==> flow/design.v <==
module ALU(
    input [31:0] A, B,
    input [2:0] ALUControl,
    output Carry, OverFlow, Zero, Negative,
    output [31:0] Result
);
    wire [31:0] B_inv;
    wire [32:0] Sum_result;
    wire is_sub;
    assign is_sub = (ALUControl == 3'b001);
    assign B_inv = is_sub ? ~B : B;
    assign Sum_result = A + B_inv + is_sub;
    reg [31:0] Result_reg;
    reg Cout_reg, OverFlow_reg;
    always @(*) begin
        Result_reg = 32'h0;
        Cout_reg = 1'b0;
        OverFlow_reg = 1'b0;
        case (ALUControl)
            3'b000: begin  
                Result_reg = Sum_result[31:0];
                Cout_reg = Sum_result[32];
                OverFlow_reg = (A[31] == B[31]) && (Result_reg[31] != A[31]);
            end
            3'b001: begin  
                Result_reg = Sum_result[31:0];
                Cout_reg = Sum_result[32];
                OverFlow_reg = (A[31] != B[31]) && (Result_reg[31] != A[31]);
            end
            3'b010: Result_reg = A & B;    
            3'b011: Result_reg = A | B;    
            3'b100: Result_reg = A ^ B;    
            3'b101: Result_reg = ($signed(A) < $signed(B)) ? 32'b1 : 32'b0;  
            3'b110: Result_reg = A << B[4:0];  
            3'b111: Result_reg = A >> B[4:0];  
            default: Result_reg = 32'h0;
        endcase
    end
    assign Result   = Result_reg;
    assign Zero     = (Result_reg == 32'b0);
    assign Negative = Result_reg[31];
    assign Carry    = Cout_reg;
    assign OverFlow = OverFlow_reg;
endmodule
`timescale 1ns / 1ps
module ALU_ft (
    input              clk,
    input              rst,
    input      [31:0]  A,
    input      [31:0]  B,
    input      [2:0]   ALUControl,
    output reg [31:0]  Result,
    output reg         Zero,
    output reg         Carry,
    output reg         OverFlow,
    output reg         Negative,
    output reg         fault_detected_out
);
    wire [31:0] alu_res;
    wire alu_z, alu_c, alu_v, alu_n;
    ALU u_alu (
        .A(A),
        .B(B),
        .ALUControl(ALUControl),
        .Result(alu_res),
        .Zero(alu_z),
        .Carry(alu_c),
        .OverFlow(alu_v),
        .Negative(alu_n)
    );
    reg [31:0] res_t1;
    reg [31:0] res_t2;
    localparam STAGE1 = 2'b00;
    localparam STAGE2 = 2'b01;
    localparam STAGE3 = 2'b10;
    reg [1:0] state;
    always @(posedge clk or negedge rst) begin
        if (!rst) begin
            state              <= STAGE1;
            fault_detected_out <= 1'b0;
            res_t1             <= 32'b0;
            res_t2             <= 32'b0;
            Result             <= 32'b0;
            Zero               <= 1'b0;
            Carry              <= 1'b0;
            OverFlow           <= 1'b0;
            Negative           <= 1'b0;
        end
        else begin
            case (state)
                STAGE1: begin
                    res_t1 <= alu_res;           
                    fault_detected_out <= 1'b0;
                    state <= STAGE2;
                end
                STAGE2: begin
                    res_t2 <= alu_res;           
                    if (res_t2 == res_t1) begin
                        Result   <= alu_res;
                        Zero     <= alu_z;
                        Carry    <= alu_c;
                        OverFlow <= alu_v;
                        Negative <= alu_n;
                        state    <= STAGE1;
                    end
                    else begin
                        fault_detected_out <= 1'b1;
                        state <= STAGE3;
                    end
                end
                STAGE3: begin
                    Result   <= alu_res;
                    Zero     <= alu_z;
                    Carry    <= alu_c;
                    OverFlow <= alu_v;
                    Negative <= alu_n;
                    state <= STAGE1;
                end
            endcase
        end
    end
endmodule
* Reports on ALU_ft
The steps from the RTL of ALU_ft to its reports follow in flow order.
Line numbers count from 1 in the design file above.
Operators: Yosys type, input widths -> output width; for muxes data width and select width s.
The mark n/a stands for no value.
- Top module :: ALU_ft
- Clock input :: clk
- Cell library :: sky130hd
- Library corner :: tt_025C_1v80

* After elaboration
Source: Yosys, flattened and elaborated, memories not mapped. Widths are those after wreduce. Registers that Yosys merges into a memory's read port (data or address) are not register bits. Print and check cells do not count. Equal cells are merged and count once.
- Equality and inequality tests :: 15
- Div/mod/pow operators :: 0
- Bitwise operators :: 4
- Shift operators :: 2
- Reduce/logical cells :: 12
- Magnitude comparators :: 1
- $add $sub $neg :: 2
- Muxes and demuxes :: 19
- Multipliers :: 0
** Operators with widths (number)
- $pmux 32 s7 :: 1
- $pmux 32 s2 :: 1
- $mux 32 :: 2
- $add 32x32->33 :: 1
- $add 33x1->33 :: 1
- $lt 32x32->1 :: 1
- $eq 32x32->1 :: 1
- $and 32x32->32 :: 1
- $or 32x32->32 :: 1
- $xor 32x32->32 :: 1
- $shl 32x5->32 :: 1
- $shr 32x5->32 :: 1
- $not 32->32 :: 1
- $logic_not 32->1 :: 1
- $eq 3x3->1 const B :: 4
- $pmux 1 s2 :: 6
- $eq 3x2->1 const B :: 2
- $reduce_or 6->1 :: 1
- $pmux 2 s3 :: 1
- $mux 1 :: 6
- $ne 2x2->1 const B :: 2
- $reduce_and 2->1 :: 2
- $reduce_bool 2->1 :: 2
- $eq 3x1->1 const B :: 1
- $logic_not 3->1 :: 1
- $reduce_bool 3->1 :: 1
- $pmux 1 s3 :: 1
- $ne 1x1->1 :: 2
Not listed: further kinds 7, cells in them 8.
- Output and inout bits :: 37
- Input port bits :: 69
- Bits in latches :: 0
- Memory bits (writable) :: 0
- Elaborated cells :: 64
- Register bits :: 103
- Memories kept :: 0
- Memory bits (read-only) :: 0
- Clocked read ports x word width :: 0

* Depth
Yosys ltp: most cells in a row. Word level: on the elaborated netlist, between registers, memories and ports. Mapped: between sequential cells and ports; inverters and the memories' decode and read muxes count.
- Depth in word-level cells :: 9
- ABC_AREA :: 0
- Gate-level depth with buffers :: 21
- Depth with buffers taken out :: 16

* After synthesis
Source: synth_stat.txt of the flow (Yosys; design flattened, memories mapped). It holds for the ABC_AREA given above (unset counts as 0); a run with the other value may have another netlist.
- Area of sequential cells :: 2578.7 um^2
- Standard cells after synthesis :: 1545
- Cell area after synthesis :: 13202.7 um^2
- Buffer cells :: 111
- Flip-flop cells :: 103
** Cells by type
- sky130_fd_sc_hd__dfrtp_1 :: number 102, area in all 2.55E+03 um^2
- sky130_fd_sc_hd__ha_1 :: number 128, area in all 1.6E+03 um^2
- sky130_fd_sc_hd__mux4_2 :: number 53, area in all 1.19E+03 um^2
- sky130_fd_sc_hd__mux2_2 :: number 74, area in all 833.299 um^2
- sky130_fd_sc_hd__a21oi_1 :: number 128, area in all 640.614 um^2
- sky130_fd_sc_hd__nor2_1 :: number 139, area in all 521.75 um^2
- sky130_fd_sc_hd__mux2i_1 :: number 51, area in all 510.49 um^2
- sky130_fd_sc_hd__nand2_1 :: number 116, area in all 435.418 um^2
- sky130_fd_sc_hd__xor2_1 :: number 45, area in all 394.128 um^2
- sky130_fd_sc_hd__xnor2_1 :: number 40, area in all 350.336 um^2
- sky130_fd_sc_hd__inv_1 :: number 90, area in all 337.824 um^2
- sky130_fd_sc_hd__o21ai_0 :: number 62, area in all 310.298 um^2
- sky130_fd_sc_hd__clkbuf_1 :: number 70, area in all 262.752 um^2
- sky130_fd_sc_hd__a22oi_1 :: number 31, area in all 232.723 um^2
- sky130_fd_sc_hd__a211oi_1 :: number 22, area in all 165.158 um^2
- sky130_fd_sc_hd__nor3_1 :: number 33, area in all 165.158 um^2
- sky130_fd_sc_hd__o211ai_1 :: number 21, area in all 157.651 um^2
- sky130_fd_sc_hd__o22ai_1 :: number 25, area in all 156.4 um^2
Not listed: further types 71, cells in them 315.
By module: a second synthesis without flattening, with its own total; a netlist apart from the flattened one above.
- Cells (unflattened synthesis) :: 1566
- Area total of the unflattened synthesis :: 13938.4 um^2
Rows give one instance, submodules left out.
** By module
- ALU :: cells 1300, area 9609.2 um^2, times used 1, seq. area 0.0 um^2
- ALU_ft :: cells 266, area 4329.2 um^2, times used 1, seq. area 2603.7 um^2

* Timing after synthesis
Path of least setup slack by OpenSTA after synthesis, without wires, with an ideal clock, recovery checks aside; 20% of the period is set as input and as output delay. Where synthesis merged equal registers, the netlist keeps one of their names.
- Kind :: input -> register
- Start point :: input ALUControl[2]
- End point :: register Zero
- Buffers on the path :: 5
- External input delay :: 1.200 ns
- Data arrival time :: 6.321 ns
- Period :: 6.0 ns
- Setup slack :: -0.388 ns
- Launch time at the first pin :: 1.200 ns
- Setup time :: 0.066 ns
- Driving pins on the path :: 20
- Data required time :: 5.934 ns
- Delay of the path :: 5.187 ns
- Synthesis period reached :: 6.388 ns
"delay of the path" = arrival - input delay + setup time.
"driving pins on the path" counts driving pins, that of a launching flip-flop among them; a cell with two outputs on the path counts twice.
"synthesis period reached" = period - worst setup slack (recovery checks aside). The figure is calculated, with input and output delays left at 20% of the set period.
The rows between start and end are the longest chain of elaborated cells between them; the timing report does not say that the signal goes this way. Where chains are equally long, one stands for them.
Each line given opens the expression or statement behind the cell; cells for indexed reads and writes are added by Yosys, which also makes memories of some case tables.
A register here has more assigning lines than the two given.
- Cells stage by stage :: sky130_fd_sc_hd__buf_2 -> sky130_fd_sc_hd__or2_1 -> sky130_fd_sc_hd__clkbuf_1 -> sky130_fd_sc_hd__clkbuf_1 -> sky130_fd_sc_hd__clkbuf_1 -> sky130_fd_sc_hd__nor2_1 -> sky130_fd_sc_hd__clkbuf_1 -> sky130_fd_sc_hd__xnor2_1 -> sky130_fd_sc_hd__ha_1 -> sky130_fd_sc_hd__a21o_1 -> sky130_fd_sc_hd__a2111oi_4 -> sky130_fd_sc_hd__a211oi_2 -> sky130_fd_sc_hd__a221o_1 -> sky130_fd_sc_hd__a41o_1 -> sky130_fd_sc_hd__xor2_1 -> sky130_fd_sc_hd__o21a_1 -> sky130_fd_sc_hd__or4_1 -> sky130_fd_sc_hd__or4_1 -> sky130_fd_sc_hd__nor4b_2 -> sky130_fd_sc_hd__a41o_1
- Length of the longest elaborated chain :: 8
- Elaborated cells between the ends (all ways) :: 16
- Those cells by class :: 2 x add/sub; 7 x eq/ne; 4 x mux; 3 x reduce/logical
** RTL lines, path after synthesis
- start: declaration :: line 51 : input      [2:0]   ALUControl,
- $eq 3x1->1 :: line 10 : assign is_sub = (ALUControl == 3'b001);
- $mux 32 :: line 11 : assign B_inv = is_sub ? ~B : B;
- $add 32x32->33 :: line 12 : assign Sum_result = A + B_inv + is_sub;
- $add 33x1->33 :: line 12
- $pmux 32 s7 :: line 19 : case (ALUControl)
- $logic_not 32->1 :: line 40 : assign Zero     = (Result_reg == 32'b0);
- $mux 1 :: line 98 : if (res_t2 == res_t1) begin
- $pmux 1 s2 :: line 90 : case (state)
- end: assignment :: line 100 : Zero     <= alu_z;
- end: assignment :: line 113 : Zero     <= alu_z;
- end: declaration :: line 53 : output reg         Zero,

* Path in the finished layout
From the final timing report of record 3: the path of least setup slack in the routed layout; clock arrival at registers is part of the times.
- Kind :: input -> register
- Start point :: input ALUControl[1]
- End point :: register Zero
- Buffers on the path :: 3
- Setup slack :: 0.60 ns
- Driving pins on the path :: 18
- Data arrival time :: 5.96 ns
- Period :: 6.28 ns
- Launch time at the first pin :: 1.26 ns
- External input delay :: 1.26 ns
- Setup time :: 0.06 ns
- Data required time :: 6.56 ns
The rows between start and end are the longest chain of elaborated cells between them; the timing report does not say that the signal goes this way. Where chains are equally long, one stands for them.
A register here has more assigning lines than the two given.
- Cells stage by stage :: sky130_fd_sc_hd__clkdlybuf4s50_1 -> sky130_fd_sc_hd__or2_1 -> sky130_fd_sc_hd__nor2_4 -> sky130_fd_sc_hd__buf_12 -> sky130_fd_sc_hd__xnor2_1 -> sky130_fd_sc_hd__ha_1 -> sky130_fd_sc_hd__buf_4 -> sky130_fd_sc_hd__a211oi_1 -> sky130_fd_sc_hd__o21ai_0 -> sky130_fd_sc_hd__nor3_1 -> sky130_fd_sc_hd__o211ai_1 -> sky130_fd_sc_hd__a31oi_1 -> sky130_fd_sc_hd__xor2_1 -> sky130_fd_sc_hd__a21boi_0 -> sky130_fd_sc_hd__or4_1 -> sky130_fd_sc_hd__or4_1 -> sky130_fd_sc_hd__nor4b_2 -> sky130_fd_sc_hd__a41o_1
- Length of the longest elaborated chain :: 8
- Elaborated cells between the ends (all ways) :: 16
- Those cells by class :: 2 x add/sub; 7 x eq/ne; 4 x mux; 3 x reduce/logical
** RTL lines, path after layout
- start: declaration :: line 51 : input      [2:0]   ALUControl,
- $eq 3x1->1 :: line 10 : assign is_sub = (ALUControl == 3'b001);
- $mux 32 :: line 11 : assign B_inv = is_sub ? ~B : B;
- $add 32x32->33 :: line 12 : assign Sum_result = A + B_inv + is_sub;
- $add 33x1->33 :: line 12
- $pmux 32 s7 :: line 19 : case (ALUControl)
- $logic_not 32->1 :: line 40 : assign Zero     = (Result_reg == 32'b0);
- $mux 1 :: line 98 : if (res_t2 == res_t1) begin
- $pmux 1 s2 :: line 90 : case (state)
- end: assignment :: line 100 : Zero     <= alu_z;
- end: assignment :: line 113 : Zero     <= alu_z;
- end: declaration :: line 53 : output reg         Zero,

# Flow runs of ALU_ft

Measured data: module ALU_ft, platform sky130hd, 3 stored runs of the flow under differing settings, order arbitrary. Input and output delays are each 20% of the period that was set; the output load is 0.01 pF.
By "total power after layout" is meant OpenSTA's value without simulated activity: inputs other than the clock are taken to toggle once in ten clock periods, and the tool carries that through the logic.

** Record 1
- Settings :: ABC_AREA=1; CAP_MARGIN=30; CELL_PAD_IN_SITES_DETAIL_PLACEMENT=1; CELL_PAD_IN_SITES_GLOBAL_PLACEMENT=2; CORE_MARGIN=4; CORE_UTILIZATION=55; CTS_CLUSTER_DIAMETER=302; CTS_CLUSTER_SIZE=62; GPL_ROUTABILITY_DRIVEN=0; GPL_TIMING_DRIVEN=0; HOLD_SLACK_MARGIN=0.18; MAX_ROUTING_LAYER=met4; MIN_ROUTING_LAYER=met2; PLACE_DENSITY_LB_ADDON=0.15; SLEW_MARGIN=30; period_ns=3.15
- Outcome :: did not finish, placement stopped with FLW-0024

** Record 2
- Settings :: ABC_AREA=1; CAP_MARGIN=30; CELL_PAD_IN_SITES_GLOBAL_PLACEMENT=2; CORE_UTILIZATION=55; CTS_CLUSTER_DIAMETER=302; CTS_CLUSTER_SIZE=62; GPL_TIMING_DRIVEN=0; MAX_ROUTING_LAYER=met4; PLACE_DENSITY_LB_ADDON=0.15; SLEW_MARGIN=30; period_ns=3.15; CORE_MARGIN=2
- Outcome :: did not finish, placement stopped with FLW-0024

** Record 3
- Settings :: CAP_MARGIN=30; SLEW_MARGIN=30; period_ns=6.28; CORE_MARGIN=2; CORE_UTILIZATION=40
- Area of the synthesized netlist :: 13202.7 um^2
- Area inside the die boundary :: 34475.2 um^2
- Final design utilization :: 0.471
- Setup slack of the worst path :: 0.600 ns
- Total negative slack :: 0.000 ns
- Total power after layout :: 2387 µW
